==> flow/design.v <==
`timescale 1ns / 1ps
module debouncer(
   clk,       
   btn_in,
   btn_out
   );
   input clk;       
   input btn_in;
   output btn_out;
   reg r1, r2, r3;
   always @(posedge clk) begin
       r1 <= btn_in;
       r2 <= r1;
       r3 <= r2;
   end
   assign btn_out = r3;
endmodule
`timescale 1ns / 1ps
module clk5Hz(
    CLK,											 
    RST,											 
    CLKOUT										 
    );
	input CLK;
	input RST;
	output CLKOUT;
	reg CLKOUT;
	parameter cntEndVal = 24'h989680;
	reg [23:0] clkCount;
	always @(posedge CLK) begin
			if(RST == 1'b1) begin
					CLKOUT <= 1'b0;
					clkCount <= 24'h000000;
			end
			else begin
					if(clkCount == cntEndVal) begin
							CLKOUT <= ~CLKOUT;
							clkCount <= 24'h000000;
					end
					else begin
							clkCount <= clkCount + 1'b1;
					end
			end
	end
endmodule
`timescale 1ns / 1ps
module clk66kHZ(
        CLK,											 
    RST,											 
    CLKOUT,										 
    RISE,										 
    FALL										 
    );
	input CLK;
	input RST;
	output CLKOUT;
	output RISE;
	output FALL;
	reg CLKOUT;
	parameter cntEndVal = 10'b1011101110;
	reg [9:0] clkCount;
	assign RISE = ~RST & (clkCount == cntEndVal) & ~CLKOUT;
	assign FALL = ~RST & (clkCount == cntEndVal) & CLKOUT;
	always @(posedge CLK) begin
			if(RST == 1'b1) begin
					CLKOUT <= 1'b0;
					clkCount <= 10'b0000000000;
			end
			else begin
					if(clkCount == cntEndVal) begin
							CLKOUT <= ~CLKOUT;
							clkCount <= 10'b0000000000;
					end
					else begin
							clkCount <= clkCount + 1'b1;
					end
			end
	end
endmodule
`timescale 1ns / 1ps
module spiCtrl(
        CLK,
        EN,
        RST,
        sndRec,
        BUSY,
        DIN,
        RxData,
        SS,
        getByte,
        sndData,
        DOUT
    );
			input CLK;						 
			input EN;						 
			input RST;						 
			input sndRec;					 
			input BUSY;						 
			input [7:0] DIN;				 
			input [7:0] RxData;			 
			output SS;						 
			output getByte;				 
			output [7:0] sndData;		 
			output [39:0] DOUT;			 
			reg SS;
			reg getByte;
			reg [7:0] sndData;
			reg [39:0] DOUT;
			parameter [2:0] Idle = 3'd0,
								 Init = 3'd1,
								 Wait = 3'd2,
								 Check = 3'd3,
								 Done = 3'd4;
			reg [2:0] pState;
			reg [2:0] byteCnt;					 
			parameter byteEndVal = 3'd5;				 
			reg [39:0] tmpSR;		 
	always @(posedge CLK) begin
			if(RST == 1'b1) begin
					SS <= 1'b1;
					getByte <= 1'b0;
					sndData <= 8'h00;
					tmpSR <= 40'h0000000000;
					DOUT <= 40'h0000000000;
					byteCnt <= 3'd0;
					pState <= Idle;
			end
			else if(EN == 1'b1) begin
					case(pState)
								Idle : begin
										SS <= 1'b1;								 
										getByte <= 1'b0;						 
										sndData <= 8'h00;						 
										tmpSR <= 40'h0000000000;			 
										DOUT <= DOUT;							 
										byteCnt <= 3'd0;						 
										if(sndRec == 1'b1) begin
											pState <= Init;
										end
										else begin
											pState <= Idle;
										end
								end
								Init : begin
										SS <= 1'b0;								 
										getByte <= 1'b1;						 
										sndData <= DIN;						 
										tmpSR <= tmpSR;						 
										DOUT <= DOUT;							 
										if(BUSY == 1'b1) begin
												pState <= Wait;
												byteCnt <= byteCnt + 1'b1;	 
										end
										else begin
												pState <= Init;
										end
								end
								Wait : begin
										SS <= 1'b0;								 
										getByte <= 1'b0;						 
										sndData <= sndData;					 
										tmpSR <= tmpSR;						 
										DOUT <= DOUT;							 
										byteCnt <= byteCnt;					 
										if(BUSY == 1'b0) begin
												pState <= Check;
										end
										else begin
												pState <= Wait;
										end
								end
								Check : begin
										SS <= 1'b0;								 
										getByte <= 1'b0;						 
										sndData <= sndData;					 
										tmpSR <= {tmpSR[31:0], RxData};	 
										DOUT <= DOUT;							 
										byteCnt <= byteCnt;					 
										if(byteCnt == 3'd5) begin
												pState <= Done;
										end
										else begin
												pState <= Init;
										end
								end
								Done : begin
										SS <= 1'b1;							 
										getByte <= 1'b0;					 
										sndData <= 8'h00;					 
										tmpSR <= tmpSR;					 
										DOUT[39:0] <= tmpSR[39:0];		 
										byteCnt <= byteCnt;				 
										if(sndRec == 1'b0) begin
												pState <= Idle;
										end
										else begin
												pState <= Done;
										end
								end
								default : pState <= Idle;
						endcase
			end
	end
endmodule
`timescale 1ns / 1ps
module SPImode0(
    CLK,
    SCLKIN,
    RISE,
    FALL,
    RST,
    sndRec,
    DIN,
    MISO,
    MOSI,
    SCLK,
    BUSY,
    DOUT
    );
        input CLK;                         
        input SCLKIN;                      
        input RISE;                        
        input FALL;                        
        input RST;                         
        input sndRec;                     
        input [7:0] DIN;                 
        input MISO;                         
        output MOSI;                     
        output SCLK;                     
        output BUSY;                     
        output [7:0] DOUT;             
        wire MOSI;
        wire SCLK;
        wire [7:0] DOUT;
        reg BUSY;
        parameter [1:0] Idle = 2'd0,
                             Init = 2'd1,
                             RxTx = 2'd2,
                             Done = 2'd3;
        reg [4:0] bitCount;                             
        reg [7:0] rSR;                         
        reg [7:0] wSR;                         
        reg [1:0] pState;                     
        reg CE;                                         
        assign SCLK = (CE == 1'b1) ? SCLKIN : 1'b0;
        assign MOSI = wSR[7];
        assign DOUT = rSR;
        always @(posedge CLK) begin
                if(RST == 1'b1) begin
                        wSR <= 8'h00;
                end
                else if(FALL == 1'b1) begin
                        case(pState)
                                Idle : begin
                                        wSR <= DIN;
                                end
                                Init : begin
                                        wSR <= wSR;
                                end
                                RxTx : begin
                                        if(CE == 1'b1) begin
                                                wSR <= {wSR[6:0], 1'b0};
                                        end
                                end
                                Done : begin
                                        wSR <= wSR;
                                end
                        endcase
                end
        end
        always @(posedge CLK) begin
                if(RST == 1'b1) begin
                        rSR <= 8'h00;
                end
                else if(RISE == 1'b1) begin
                        case(pState)
                                Idle : begin
                                        rSR <= rSR;
                                end
                                Init : begin
                                        rSR <= rSR;
                                end
                                RxTx : begin
                                        if(CE == 1'b1) begin
                                                rSR <= {rSR[6:0], MISO};
                                        end
                                end
                                Done : begin
                                        rSR <= rSR;
                                end
                        endcase
                end
        end
        always @(posedge CLK) begin
                if(RST == 1'b1) begin
                        CE <= 1'b0;                 
                        BUSY <= 1'b0;             
                        bitCount <= 4'h0;         
                        pState <= Idle;         
                end
                else if(FALL == 1'b1) begin
                        case (pState)
                            Idle : begin
                                    CE <= 1'b0;                 
                                    BUSY <= 1'b0;             
                                    bitCount <= 4'd0;         
                                    if(sndRec == 1'b1) begin
                                        pState <= Init;
                                    end
                                    else begin
                                        pState <= Idle;
                                    end
                            end
                            Init : begin
                                    BUSY <= 1'b1;             
                                    bitCount <= 4'h0;         
                                    CE <= 1'b0;                 
                                    pState <= RxTx;         
                            end
                            RxTx : begin
                                    BUSY <= 1'b1;                         
                                    bitCount <= bitCount + 1'b1;     
                                    if(bitCount >= 4'd8) begin
                                            CE <= 1'b0;
                                    end
                                    else begin
                                            CE <= 1'b1;
                                    end
                                    if(bitCount == 4'd8) begin
                                            pState <= Done;
                                    end
                                    else begin
                                            pState <= RxTx;
                                    end
                            end
                            Done : begin
                                    CE <= 1'b0;             
                                    BUSY <= 1'b1;         
                                    bitCount <= 4'd0;     
                                    pState <= Idle;
                            end
                            default : pState <= Idle;
                        endcase
                end
        end
endmodule
`timescale 1ns / 1ps
module PmodJSTK(
        CLK,
			RST,
			sndRec,
			DIN,
			MISO,
			SS,
			SCLK,
			MOSI,
			DOUT
    );
			input CLK;						 
			input RST;						 
			input sndRec;					 
			input [7:0] DIN;				 
			input MISO;						 
			output SS;						 
			output SCLK;					 
			output MOSI;					 
			output [39:0] DOUT;			 
			wire SS;
			wire SCLK;
			wire MOSI;
			wire [39:0] DOUT;
			wire getByte;									 
			wire [7:0] sndData;							 
			wire [7:0] RxData;							 
			wire BUSY;										 
			wire iSCLK_rise;								 
			wire iSCLK_fall;								 
			wire iSCLK;										 
			spiCtrl SPI_Ctrl(
					.CLK(CLK),
					.EN(iSCLK_fall),
					.RST(RST),
					.sndRec(sndRec),
					.BUSY(BUSY),
					.DIN(DIN),
					.RxData(RxData),
					.SS(SS),
					.getByte(getByte),
					.sndData(sndData),
					.DOUT(DOUT)
			);
			SPImode0 SPI_Int(
					.CLK(CLK),
					.SCLKIN(iSCLK),
					.RISE(iSCLK_rise),
					.FALL(iSCLK_fall),
					.RST(RST),
					.sndRec(getByte),
					.DIN(sndData),
					.MISO(MISO),
					.MOSI(MOSI),
					.SCLK(SCLK),
					.BUSY(BUSY),
					.DOUT(RxData)
			);
			clk66kHZ SerialClock(
					.CLK(CLK),
					.RST(RST),
					.CLKOUT(iSCLK),
					.RISE(iSCLK_rise),
					.FALL(iSCLK_fall)
			);
endmodule
`timescale 1ns / 1ps
module VGAdriver(
    input clk,    
    input reset,         
    output video_on,     
    output hsync,        
    output vsync,        
    output p_tick,       
    output [9:0] x,      
    output [9:0] y       
    );
    parameter HD = 640;              
    parameter HF = 48;               
    parameter HB = 16;               
    parameter HR = 96;               
    parameter HMAX = HD+HF+HB+HR-1;  
    parameter VD = 480;              
    parameter VF = 10;               
    parameter VB = 33;               
    parameter VR = 2;                
    parameter VMAX = VD+VF+VB+VR-1;  
	reg  [1:0] r_25MHz;
	wire w_25MHz;
	always @(posedge clk)
		if(reset)
		  r_25MHz <= 0;
		else
		  r_25MHz <= r_25MHz + 1;
	assign w_25MHz = (r_25MHz == 0) ? 1 : 0;  
    reg [9:0] h_count_reg, h_count_next;
    reg [9:0] v_count_reg, v_count_next;
    reg v_sync_reg, h_sync_reg;
    wire v_sync_next, h_sync_next;
    always @(posedge clk)
        if(reset) begin
            v_count_reg <= 0;
            h_count_reg <= 0;
            v_sync_reg  <= 1'b0;
            h_sync_reg  <= 1'b0;
        end
        else begin
            v_count_reg <= v_count_next;
            h_count_reg <= h_count_next;
            v_sync_reg  <= v_sync_next;
            h_sync_reg  <= h_sync_next;
        end
    always @(posedge clk)                            
        if(reset)
            h_count_next <= 0;
        else if(w_25MHz)
            if(h_count_reg == HMAX)                  
                h_count_next <= 0;
            else
                h_count_next <= h_count_reg + 1;         
    always @(posedge clk)
        if(reset)
            v_count_next <= 0;
        else if(w_25MHz)
            if(h_count_reg == HMAX)                  
                if((v_count_reg == VMAX))            
                    v_count_next <= 0;
                else
                    v_count_next <= v_count_reg + 1;
    assign h_sync_next = (h_count_reg >= (HD+HB) && h_count_reg <= (HD+HB+HR-1));
    assign v_sync_next = (v_count_reg >= (VD+VB) && v_count_reg <= (VD+VB+VR-1));
    assign video_on = (h_count_reg < HD) && (v_count_reg < VD);  
    assign hsync  = h_sync_reg;
    assign vsync  = v_sync_reg;
    assign x      = h_count_reg;
    assign y      = v_count_reg;
    assign p_tick = w_25MHz;
endmodule
`timescale 1ns / 1ps
`timescale 1ns / 1ps
module pixelGenerator(
    clk, reset, up, down, video_on, x, y, switch, posdata, score, pause,
    rgb
    );
    input clk;  
    input reset;    
    input up;
    input down;
    input video_on;
    input [9:0] x;
    input [9:0] y;
    input [9:0] posdata;
    input switch;
    input pause;
    output reg score;
    output reg [11:0] rgb;
        parameter X_MAX = 639;
        parameter Y_MAX = 479;
        wire refresh_tick;
        assign refresh_tick = ((y == 481) && (x == 0)) ? 1 : 0;  
        parameter X_WALL_L = 32;    
        parameter X_WALL_R = 39;     
        parameter X_PAD_L = 600;
        parameter X_PAD_R = 603;     
        wire [9:0] y_pad_t, y_pad_b;
        parameter PAD_HEIGHT = 72;   
        reg [9:0] y_pad_reg, y_pad_next;
        parameter PAD_VELOCITY = 3;      
        parameter BALL_SIZE = 8;
        wire [9:0] x_ball_l, x_ball_r;
        wire [9:0] y_ball_t, y_ball_b;
        reg [9:0] y_ball_reg, x_ball_reg;
        wire [9:0] y_ball_next, x_ball_next;
        reg [9:0] x_delta_reg, x_delta_next;
        reg [9:0] y_delta_reg, y_delta_next;
        parameter BALL_VELOCITY_POS = 2;
        parameter BALL_VELOCITY_NEG = -2;
        wire [2:0] rom_addr, rom_col;    
        reg [7:0] rom_data;              
        wire rom_bit;                    
        always @(posedge clk)
            if(reset) begin
                y_pad_reg <= 0;
                x_ball_reg <= 10'd320;           
                y_ball_reg <= 10'd240;
                x_delta_reg <= 10'h002;
                y_delta_reg <= 10'h002;
            end else if(pause) begin
                y_pad_reg <= y_pad_reg;
                x_ball_reg <= x_ball_reg;
                y_ball_reg <= y_ball_reg;
                x_delta_reg <= x_delta_reg;
                y_delta_reg <= y_delta_reg;
            end else begin
                y_pad_reg <= y_pad_next;
                x_ball_reg <= x_ball_next;
                y_ball_reg <= y_ball_next;
                x_delta_reg <= x_delta_next;
                y_delta_reg <= y_delta_next;
            end
        always @*
            case(rom_addr)
                3'b000 :    rom_data = 8'b00111100;  
                3'b001 :    rom_data = 8'b01111110;  
                3'b010 :    rom_data = 8'b11111111;  
                3'b011 :    rom_data = 8'b11111111;  
                3'b100 :    rom_data = 8'b11111111;  
                3'b101 :    rom_data = 8'b11111111;  
                3'b110 :    rom_data = 8'b01111110;  
                3'b111 :    rom_data = 8'b00111100;  
            endcase
        wire wall_on, pad_on, sq_ball_on, ball_on;
        wire [11:0] wall_rgb, pad_rgb, ball_rgb, bg_rgb;
        assign wall_on = ((X_WALL_L <= x) && (x <= X_WALL_R)) ? 1 : 0;
        assign wall_rgb = 12'hAAA;       
        assign pad_rgb = 12'hAAA;        
        assign ball_rgb = 12'hFFF;       
        assign bg_rgb = 12'h111;        
        assign y_pad_t = y_pad_reg;                              
        assign y_pad_b = y_pad_t + PAD_HEIGHT - 1;               
        assign pad_on = (X_PAD_L <= x) && (x <= X_PAD_R) &&      
                        (y_pad_t <= y) && (y <= y_pad_b);
                always @* begin
                    if(switch == 1) begin
                    y_pad_next = y_pad_reg;      
                    if(refresh_tick)
                        if(up & (y_pad_t > PAD_VELOCITY))
                            y_pad_next = y_pad_reg - PAD_VELOCITY;
                        else if(down & (y_pad_b < (Y_MAX - PAD_VELOCITY))) 
                           y_pad_next = y_pad_reg + PAD_VELOCITY;
                    end else begin
                        y_pad_next = y_pad_reg;      
                        if(refresh_tick)
                            if((posdata > 10'd530) & (y_pad_t > PAD_VELOCITY))
                                y_pad_next = y_pad_reg - PAD_VELOCITY; 
                            else if((posdata < 10'd500) & (y_pad_b < (Y_MAX - PAD_VELOCITY)))
                                y_pad_next = y_pad_reg + PAD_VELOCITY;
                    end
                end
                assign x_ball_l = x_ball_reg;
                assign y_ball_t = y_ball_reg;
                assign x_ball_r = x_ball_l + BALL_SIZE - 1;
                assign y_ball_b = y_ball_t + BALL_SIZE - 1;
                assign sq_ball_on = (x_ball_l <= x) && (x <= x_ball_r) &&
                                    (y_ball_t <= y) && (y <= y_ball_b);
                assign rom_addr = y[2:0] - y_ball_t[2:0];    
                assign rom_col = x[2:0] - x_ball_l[2:0];     
                assign rom_bit = rom_data[rom_col];          
                assign ball_on = sq_ball_on & rom_bit;       
                assign x_ball_next = (refresh_tick) ? x_ball_reg + x_delta_reg : x_ball_reg;
                assign y_ball_next = (refresh_tick) ? y_ball_reg + y_delta_reg : y_ball_reg;    
                always @* begin
                    score = 1'b0;
                    x_delta_next = x_delta_reg;
                    y_delta_next = y_delta_reg;
                    if(y_ball_t < 1)                                             
                        y_delta_next = BALL_VELOCITY_POS;                        
                    else if(y_ball_b > Y_MAX)                                    
                        y_delta_next = BALL_VELOCITY_NEG;                        
                    else if(x_ball_l <= X_WALL_R)                                
                        x_delta_next = BALL_VELOCITY_POS;                        
                    else if((X_PAD_L <= x_ball_r) && (x_ball_r <= X_PAD_R) &&
                            (y_pad_t <= y_ball_b) && (y_ball_t <= y_pad_b)) begin     
                        x_delta_next = BALL_VELOCITY_NEG;                        
                        score = 1'b1;
                        end
                end  
                always @*
                    if(~video_on)
                        rgb = 12'h000;       
                    else
                        if(wall_on)
                            rgb = wall_rgb;      
                        else if(pad_on)
                            rgb = pad_rgb;       
                        else if(ball_on)
                            rgb = ball_rgb;      
                        else
                            rgb = bg_rgb;        
            endmodule
`timescale 1ns / 1ps
module scorecounter(
   input clk,
   input reset,
   input d_inc, d_clr,
   output [3:0] dig0, dig1, dig2, dig3
   );
   reg [3:0] r_dig0, r_dig1, r_dig2, r_dig3;
   reg d_inc_q;      
   always @(posedge clk)
       if(reset)
           d_inc_q <= 1'b0;
       else
           d_inc_q <= d_inc;
   always @(posedge clk)
       if(reset) begin
           r_dig3 <= 0;
           r_dig2 <= 0;
           r_dig1 <= 0;
           r_dig0 <= 0;
       end else begin
            if(d_inc & ~d_inc_q) begin
                if (r_dig0 == 9 && r_dig1 == 9) begin
                            r_dig0 <= 0;
                            r_dig1 <= 0;
                            if (r_dig2 == 9 && r_dig3 == 9) begin
                                r_dig2 <= 4'b0;
                                r_dig3 <= 4'b0;
                            end
                            else if (r_dig2 == 9) begin
                                r_dig2 <= 4'b0;
                                r_dig3 <= r_dig3 + 4'b1;
                            end
                            else begin
                                r_dig2 <= r_dig2 + 4'b1;
                            end
                        end
                        else if (r_dig0 == 9) begin
                            r_dig0 <= 4'b0;
                            r_dig1 <= r_dig1 + 4'b1;
                        end
                        else begin
                            r_dig0 <= r_dig0 + 4'b1;
                        end
                    end 
            end
   assign dig0 = r_dig0;
   assign dig1 = r_dig1;
   assign dig2 = r_dig2;
   assign dig3 = r_dig3;
endmodule
`timescale 1ns / 1ps
module sevenSeg(
		CLK,
		RST,
		DIN1,
		DIN2,
		DIN3,
        DIN4,
		AN,
		SEG
   );
			input CLK;						 
			input RST;						 
			input [3:0] DIN1;				 
			input [3:0] DIN2;				 
			input [3:0] DIN3;				 
			input [3:0] DIN4;				 
			output [3:0] AN;				 
			output [6:0] SEG;				 
			reg [3:0] AN;
			reg [6:0] SEG;
			parameter cntEndVal = 16'hC350;
			reg [15:0] clkCount;
			reg DCLK;
			reg [1:0] CNT;
			wire [15:0] bcdData1;
			wire [15:0] bcdData2;
			reg [3:0] muxData;
			always @(*) begin
					if(RST == 1'b1) begin
							muxData = 4'b0000;
					end
					else begin
							case (CNT)
									2'b00 : muxData = DIN1;
									2'b01 : muxData = DIN2;
									2'b10 : muxData = DIN3;
									2'b11 : muxData = DIN4;
							endcase
					end
			end
			always @(posedge CLK) begin
					if(RST == 1'b1) begin
							SEG <= 7'b1000000;
					end
					else if(DCLK == 1'b1) begin
							case (muxData)
									4'h0 : SEG <= 7'b1000000;   
									4'h1 : SEG <= 7'b1111001;   
									4'h2 : SEG <= 7'b0100100;   
									4'h3 : SEG <= 7'b0110000;   
									4'h4 : SEG <= 7'b0011001;   
									4'h5 : SEG <= 7'b0010010;   
									4'h6 : SEG <= 7'b0000010;   
									4'h7 : SEG <= 7'b1111000;   
									4'h8 : SEG <= 7'b0000000;   
									4'h9 : SEG <= 7'b0010000;   
									default : SEG <= 7'b1111111;
							endcase
					end
			end
			always @(posedge CLK) begin
					if(RST == 1'b1) begin
							AN <= 4'b0000;
					end
					else if(DCLK == 1'b1) begin
							case (CNT)
									4'h0 : AN <= 4'b1110;   
									4'h1 : AN <= 4'b1101;   
									4'h2 : AN <= 4'b1011;   
									4'h3 : AN <= 4'b0111;   
									default : AN <= 4'b1111;
							endcase
					end
			end	
			always @(posedge CLK) begin
					if(RST == 1'b1)
							CNT <= 2'b00;
					else if(DCLK == 1'b1)
							CNT <= CNT + 1'b1;
			end
			always @(posedge CLK) begin
							if(RST == 1'b1) begin
									DCLK <= 1'b0;
									clkCount <= 16'h0000;
							end
							else if(clkCount == cntEndVal) begin
									DCLK <= 1'b1;
									clkCount <= 16'h0000;
							end
							else begin
									DCLK <= 1'b0;
									clkCount <= clkCount + 1'b1;
							end
			end
endmodule
`timescale 1ns / 1ps
module top(
        clk, reset, up, down, hsync, vsync, rgb, pmod_switch, pause_switch,
         MISO, SW, SS, MOSI, SCLK, LED, an, seg
    );
     input clk;
     input reset;
     input up;
     input down;
     input pmod_switch;
     input pause_switch;
     output hsync;
     output vsync;
     output [11:0] rgb;
     input MISO;					 
     input [2:0] SW;             
     output SS;                     
     output MOSI;                 
     output SCLK;                 
     output [2:0] LED;			 
     output [3:0] an;			 
     output [6:0] seg;             
     wire w_reset, w_up, w_down, w_vid_on, w_p_tick;
     wire [9:0] w_x, w_y;
     reg [11:0] rgb_reg;
     wire [11:0] rgb_next;
     wire SS;						 
     wire MOSI;                     
     wire SCLK;                     
     reg [2:0] LED;                 
     wire [3:0] an;                 
     wire [6:0] seg;             
     wire [7:0] sndData;
     wire sndRec;
     wire [39:0] jstkData;
     wire [9:0] posData;
     wire score;
     wire [3:0] dig0, dig1, dig2, dig3;
     reg d_inc, d_clr;
     PmodJSTK PmodJSTK_Int(
             .CLK(clk),
             .RST(reset),
             .sndRec(sndRec),
             .DIN(sndData),
             .MISO(MISO),
             .SS(SS),
             .SCLK(SCLK),
             .MOSI(MOSI),
             .DOUT(jstkData)
                 );
      clk5Hz genSndRec(
             .CLK(clk),
             .RST(reset),
             .CLKOUT(sndRec)
     );
      assign posData = {jstkData[25:24], jstkData[39:32]};
      assign sndData = {8'b100000, {SW[1], SW[2]}};
      always @(*) begin
              if(reset == 1'b1) begin
                      LED = 3'b000;
              end
              else begin
                      LED = {jstkData[1], {jstkData[2], jstkData[0]}};
              end
      end
     VGAdriver vga(.clk(clk), .reset(w_reset), .video_on(w_vid_on), .hsync(hsync), .vsync(vsync), .p_tick(w_p_tick), .x(w_x), .y(w_y));
     pixelGenerator pg(.clk(clk), .reset(w_reset), .up(w_up), .down(w_down),.video_on(w_vid_on), .x(w_x), .y(w_y), .switch(pmod_switch), .posdata(posData), .score(score), .pause(pause_switch), .rgb(rgb_next));
     debouncer btReset(.clk(clk), .btn_in(reset), .btn_out(w_reset));
     debouncer btnU(.clk(clk), .btn_in(up), .btn_out(w_up));
     debouncer btnD(.clk(clk), .btn_in(down), .btn_out(w_down));
     scorecounter gs(.clk(clk), .reset(reset), .d_inc(d_inc), .d_clr(d_clr), .dig0(dig0), .dig1(dig1), .dig2(dig2), .dig3(dig3));
     sevenSeg display(
                              .CLK(clk),
                              .RST(reset),
                              .DIN1(dig0),
                              .DIN2(dig1),
                              .DIN3(dig2),
                              .DIN4(dig3),
                              .AN(an),
                              .SEG(seg)
                      );
      always @(*) begin
            d_clr = 1'b0; 
            d_inc = 1'b0;
            if(score)
                d_inc = 1'b1;
      end                
     always @(posedge clk)
         if(w_p_tick)
             rgb_reg <= rgb_next;
     assign rgb = rgb_reg;
endmodule
* Reports on top
What the tools print for top, step after step.
Lines are those of the file above, counted from 1.
Operators carry their Yosys type and port widths (W data, S select, Z words).
Cell names lack the library's common part.
A cell with -- has no value.
- Top :: top
- Clock input :: clk
- Standard-cell library :: sky130hd
- Timing corner :: tt_025C_1v80

* After elaboration
Counts by Yosys on the flattened word-level netlist (proc, flatten, opt, wreduce; memories kept). Register bits leave out memories and registers merged into their read ports (data or address). Print and check cells are left out. Cells with the same type and inputs are merged into one.
Yosys's memory passes give these memory sizes; they may raise the number of words (mostly to a power of two), join words into wider ones and drop unused or constant bits.
- Flip-flop bits (word level) :: 312
- Bits in read-only memories :: 144
- Word width x clocked read ports :: 7
- Memory cells :: 2
- Bits of input ports :: 10
- Output and inout port bits :: 31
- Elaborated cells :: 263
- $add $sub $neg :: 25
- $lt $le $gt $ge :: 28
- Eq/ne operators :: 25
- Shift-type cells :: 1
- Muxes and demuxes :: 59
- Bitwise logic cells :: 17
- Reduce/logical cells :: 57
** Memory list
- (name not given) :: depth 16, bits a word 7, read ports 1, write ports 0, RTL line 725 : case (muxData)
- (name not given) :: depth 8, bits a word 4, read ports 1, write ports 0, RTL line 549 : case(rom_addr)
** Operators with widths (number)
- $mux W10 :: 13
- $le A10 B10 Y1 :: 8
- $pmux W40 S2 :: 1
- $le A10 B10 Y1 const B :: 4
- $mux W12 :: 3
- $mux W4 :: 9
- $pmux W8 S2 :: 2
- $pmux W4 S4 :: 2
- $add A10 B1 Y10 const B :: 3
- $sub A10 B1 Y10 const B :: 3
- $eq A10 B10 Y1 const B :: 3
- $lt A10 B9 Y1 const B :: 3
- $add A24 B1 Y24 const B :: 1
- $eq A24 B24 Y1 const B :: 1
- $add A10 B10 Y10 :: 2
- $le A10 B10 Y1 const A :: 2
- $ge A10 B10 Y1 const B :: 2
- $add A10 B4 Y10 const B :: 2
- $le A10 B6 Y1 const B :: 2
- $reduce_and A2 Y1 :: 10
- $reduce_bool A2 Y1 :: 10
- $logic_and A1 B1 Y1 :: 16
- $add A16 B1 Y16 const B :: 1
- $eq A16 B16 Y1 const B :: 1
- $add A4 B1 Y4 const B :: 4
- $eq A4 B4 Y1 const B :: 4
- $pmux W3 S5 :: 1
- $mux W1 :: 15
Not listed: further kinds 42, cells in them 84.

* Depth
Longest topological path by Yosys (ltp), each cell counted once; first at word level (registers and memories cut), then after technology mapping (sequential cells cut; the memories' decode and read muxes count).
- Depth after elaboration :: 13
- ABC_AREA :: 0
- Depth in mapped cells :: 17
- Depth with buffers taken out :: 15

* Mapped cells and area
The flow's flattened synthesis, as Yosys stat reports it; memories are mapped. The netlist is that of the ABC_AREA named above (0 if unset); the other value can give another one.
Totals and module areas in this step are rounded.
** Cells by type
- dfxtp_1 :: number 259, area in all 5.18E+03 um2
- ha_1 :: number 118, area in all 1.48E+03 um2
- nor2_1 :: number 204, area in all 765.734 um2
- xnor2_1 :: number 62, area in all 543.021 um2
- a21oi_1 :: number 98, area in all 490.47 um2
- xor2_1 :: number 44, area in all 385.37 um2
- nand2_1 :: number 99, area in all 371.606 um2
- a22oi_1 :: number 46, area in all 345.331 um2
- mux2i_1 :: number 33, area in all 330.317 um2
- inv_1 :: number 80, area in all 300.288 um2
- o21ai_0 :: number 60, area in all 300.288 um2
- nand3_1 :: number 59, area in all 295.283 um2
- nor2b_1 :: number 37, area in all 231.472 um2
- clkbuf_1 :: number 52, area in all 195.187 um2
- nand4_1 :: number 28, area in all 175.168 um2
- nor3_1 :: number 35, area in all 175.168 um2
- and3_1 :: number 21, area in all 131.376 um2
- or3_1 :: number 21, area in all 131.376 um2
Other cell types: 73; their cells: 257.
- Mapped cells :: 1613
- Chip area (Yosys) :: 14000 um2
- Sequential part of the area :: 5280 um2
- Flip-flops :: 262
By module: a second synthesis without flattening, with its own total; a netlist apart from the flattened one above.
- Cells (unflattened synthesis) :: 1750
- Area total of the unflattened synthesis :: 15800 um2
Each row is one instance without its submodules.
** By module
- pixelGenerator :: times used 1, cells 598, area 4640 um2
- spiCtrl :: times used 1, cells 353, area 3440 um2
- VGAdriver :: times used 1, cells 178, area 1730 um2
- sevenSeg :: times used 1, cells 184, area 1650 um2
- clk5Hz :: times used 1, cells 137, area 1180 um2
- SPImode0 :: times used 1, cells 118, area 1170 um2
- (name not given) :: times used 1, cells 98, area 897 um2
- clk66kHZ :: times used 1, cells 58, area 533 um2
- top :: times used 1, cells 17, area 387 um2
- debouncer :: times used 3, cells 3, area 60.1 um2
- PmodJSTK :: times used 1, cells 0, area 0.0 um2

* Timing after synthesis
OpenSTA on the mapped netlist: ideal clock, no wires. The path of least setup slack (recovery checks aside). Input and output delay are each 20% of the period. Register names are those of the netlist, which keeps one name where synthesis merged equal registers.
- Kind :: input to output
- From :: in reset
- To :: out LED[0]
- Period :: 10.0 ns
- Time at the first pin :: 2.000 ns
- Arrival :: 2.773 ns
- Path slack :: 5.227 ns
- Path delay :: 0.773 ns
- Stages :: 4
- Synthesis period reached :: 4.773 ns
"path delay" is the arrival time less input delay plus setup time.
A path that ends at an output port has no setup time.
"stages": output pins that drive a net of the path, with the launching flip-flop's if there is one; two outputs of one cell count as two.
"synthesis period reached" is the clock period less the worst setup slack; recovery checks do not enter. This is arithmetic on one report: input and output delays are still those of the set period (20% each).
Between the ends stands the longest chain of elaborated cells between them, by number of cells; it is not shown to be the way that was timed. Of several equally long chains one is given.
Each line given opens the expression or statement behind the cell; cells for indexed reads and writes are added by Yosys, which also makes memories of some case tables.
- Cells stage by stage :: clkbuf_1 buf_4 clkbuf_1 nor2b_1
- Cells in the longest elaborated chain :: 1
** Ends and longest elaborated chain, post-synthesis
- start, declared :: RTL line 781 : input reset;
- $mux W3 :: RTL line 833 : if(reset == 1'b1) begin
- end, declared :: RTL line 794 : output [2:0] LED;

* Path in the finished layout
From the final timing report of run 4: the path of least setup slack in the routed layout; clock arrival at registers is part of the times.
- Kind :: register to register
- From :: reg pg.y_pad_reg[3]
- To :: reg gs.r_dig2[3]
- Period :: 6.97 ns
- Time at the first pin :: 0.59 ns
- Arrival :: 4.94 ns
- Path slack :: 2.52 ns
- Stages :: 13
Between the ends stands the longest chain of elaborated cells between them, by number of cells; it is not shown to be the way that was timed. Of several equally long chains one is given.
A register here has more assigning lines than the two given.
- Cells stage by stage :: dfxtp_1 and3_1 a21oi_1 xnor2_1 inv_1 ha_1 and4_1 a221oi_1 o221ai_2 a2111oi_4 o2111ai_2 or4_1 a21oi_1
- Cells in the longest elaborated chain :: 11
** Ends and longest elaborated chain, post-layout
- start, declared :: RTL line 514 : reg [9:0] y_pad_reg, y_pad_next;
- start, assigned :: RTL line 536 : y_pad_reg <= y_pad_reg;
- start, assigned :: RTL line 542 : y_pad_reg <= y_pad_next;
- $add A10 B7 Y10 :: RTL line 567 : assign y_pad_b = y_pad_t + PAD_HEIGHT - 1;
- $sub A10 B1 Y10 :: RTL line 567
- $le A10 B10 Y1 :: RTL line 610 : (y_pad_t <= y_ball_b) && (y_ball_t <= y_pad_b)) begin
- $logic_and A1 B1 Y1 :: RTL line 609 : else if((X_PAD_L <= x_ball_r) && (x_ball_r <= X_PAD_R) &&
- $mux W1 :: RTL line 609
- $mux W1 :: RTL line 607 : else if(x_ball_l <= X_WALL_R)
- $mux W1 :: RTL line 605 : else if(y_ball_b > Y_MAX)
- $mux W1 :: RTL line 603 : if(y_ball_t < 1)
- $mux W1 :: RTL line 859
- $and A1 B1 Y1 :: RTL line 649 : if(d_inc & ~d_inc_q) begin
- $reduce_and A2 Y1
- end, assigned :: RTL line 645 : r_dig2 <= 0;
- end, assigned :: RTL line 662 : r_dig2 <= r_dig2 + 4'b1;
- end, declared :: RTL line 635 : reg [3:0] r_dig0, r_dig1, r_dig2, r_dig3;

Data sheet: physical implementation of top

Below are 5 stored runs of the flow (Yosys, OpenROAD; platform sky130hd) on top, each with its settings and what was measured, unordered. Constraints: input delay and output delay 20% of the set period each, output load 0.01 pF.
"period reached" = clock period - worst setup slack. The figure is calculated, with input and output delays left at 20% of the set period.
"worst setup path time" means the part of the period allowed to the worst setup path (the constraints hold back 20% at inputs and 20% at outputs) less its slack; where the path has registers, the arrival times of their clocks count too.
"power" is the tool's figure for a default switching activity; nothing was simulated.
Values from the reports are rounded here.

** Run 1
- Settings :: ABC_AREA=1; CAP_MARGIN=10; CELL_PAD_IN_SITES_DETAIL_PLACEMENT=2; CELL_PAD_IN_SITES_GLOBAL_PLACEMENT=3; CORE_ASPECT_RATIO=0.88; CORE_MARGIN=4; CORE_UTILIZATION=66; CTS_CLUSTER_SIZE=21; GPL_ROUTABILITY_DRIVEN=0; GPL_TIMING_DRIVEN=0; HOLD_SLACK_MARGIN=0.08; MAX_ROUTING_LAYER=met4; MIN_ROUTING_LAYER=met2; PLACE_DENSITY=0.38; SLEW_MARGIN=0; period_ns=4.34
- Outcome :: no results, placement failed with GPL-0301

** Run 2
- Settings :: ABC_AREA=1; CAP_MARGIN=10; CELL_PAD_IN_SITES_DETAIL_PLACEMENT=2; CELL_PAD_IN_SITES_GLOBAL_PLACEMENT=1; CORE_ASPECT_RATIO=0.88; CORE_MARGIN=6; CORE_UTILIZATION=66; CTS_CLUSTER_SIZE=21; GPL_ROUTABILITY_DRIVEN=0; GPL_TIMING_DRIVEN=0; HOLD_SLACK_MARGIN=0.08; MIN_ROUTING_LAYER=met2; PLACE_DENSITY=0.38; SLEW_MARGIN=0; period_ns=4.34
- Outcome :: no results, placement failed with GPL-0301

** Run 3
- Settings :: ABC_AREA=0; CAP_MARGIN=10; CELL_PAD_IN_SITES_DETAIL_PLACEMENT=0; CELL_PAD_IN_SITES_GLOBAL_PLACEMENT=3; CORE_ASPECT_RATIO=0.88; CORE_MARGIN=4; CORE_UTILIZATION=66; CTS_CLUSTER_SIZE=21; GPL_ROUTABILITY_DRIVEN=0; GPL_TIMING_DRIVEN=0; HOLD_SLACK_MARGIN=0.08; MAX_ROUTING_LAYER=met5; MIN_ROUTING_LAYER=met2; PLACE_DENSITY_LB_ADDON=0.0; SETUP_SLACK_MARGIN=-0.19; SLEW_MARGIN=0; TNS_END_PERCENT=15; period_ns=4.34
- Outcome :: no results, placement failed with FLW-0024

** Run 4
- Settings :: CELL_PAD_IN_SITES_GLOBAL_PLACEMENT=3; CORE_UTILIZATION=42; CTS_CLUSTER_SIZE=92; GPL_ROUTABILITY_DRIVEN=0; HOLD_SLACK_MARGIN=0.12; MAX_ROUTING_LAYER=met4; MIN_ROUTING_LAYER=met1; TNS_END_PERCENT=30; period_ns=6.97; CAP_MARGIN=20; CORE_MARGIN=2; SLEW_MARGIN=20
- Cell area after synthesis :: 14000 um2
- Die area :: 34800 um2
- Standard-cell area after layout :: 15700 um2
- Post-layout utilization :: 0.48
- Worst slack on setup checks :: 2.52 ns
- Total negative slack :: 0.000 ns
- Worst hold slack in the final report :: 0.327 ns
- Power :: 0.00327 W
- Period reached :: 4.449 ns
- Worst setup path time :: 4.45 ns
- Class of the worst setup path :: register to register

** Run 5
- Settings :: CORE_UTILIZATION=40; SETUP_SLACK_MARGIN=0.91; period_ns=5.12; CAP_MARGIN=20; CORE_MARGIN=2; SLEW_MARGIN=20
- Cell area after synthesis :: 14000 um2
- Die area :: 36500 um2
- Standard-cell area after layout :: 15600 um2
- Post-layout utilization :: 0.451
- Worst slack on setup checks :: 1.25 ns
- Total negative slack :: 0.000 ns
- Worst hold slack in the final report :: 0.325 ns
- Power :: 0.00413 W
- Period reached :: 3.870 ns
- Worst setup path time :: 3.87 ns
- Class of the worst setup path :: register to register
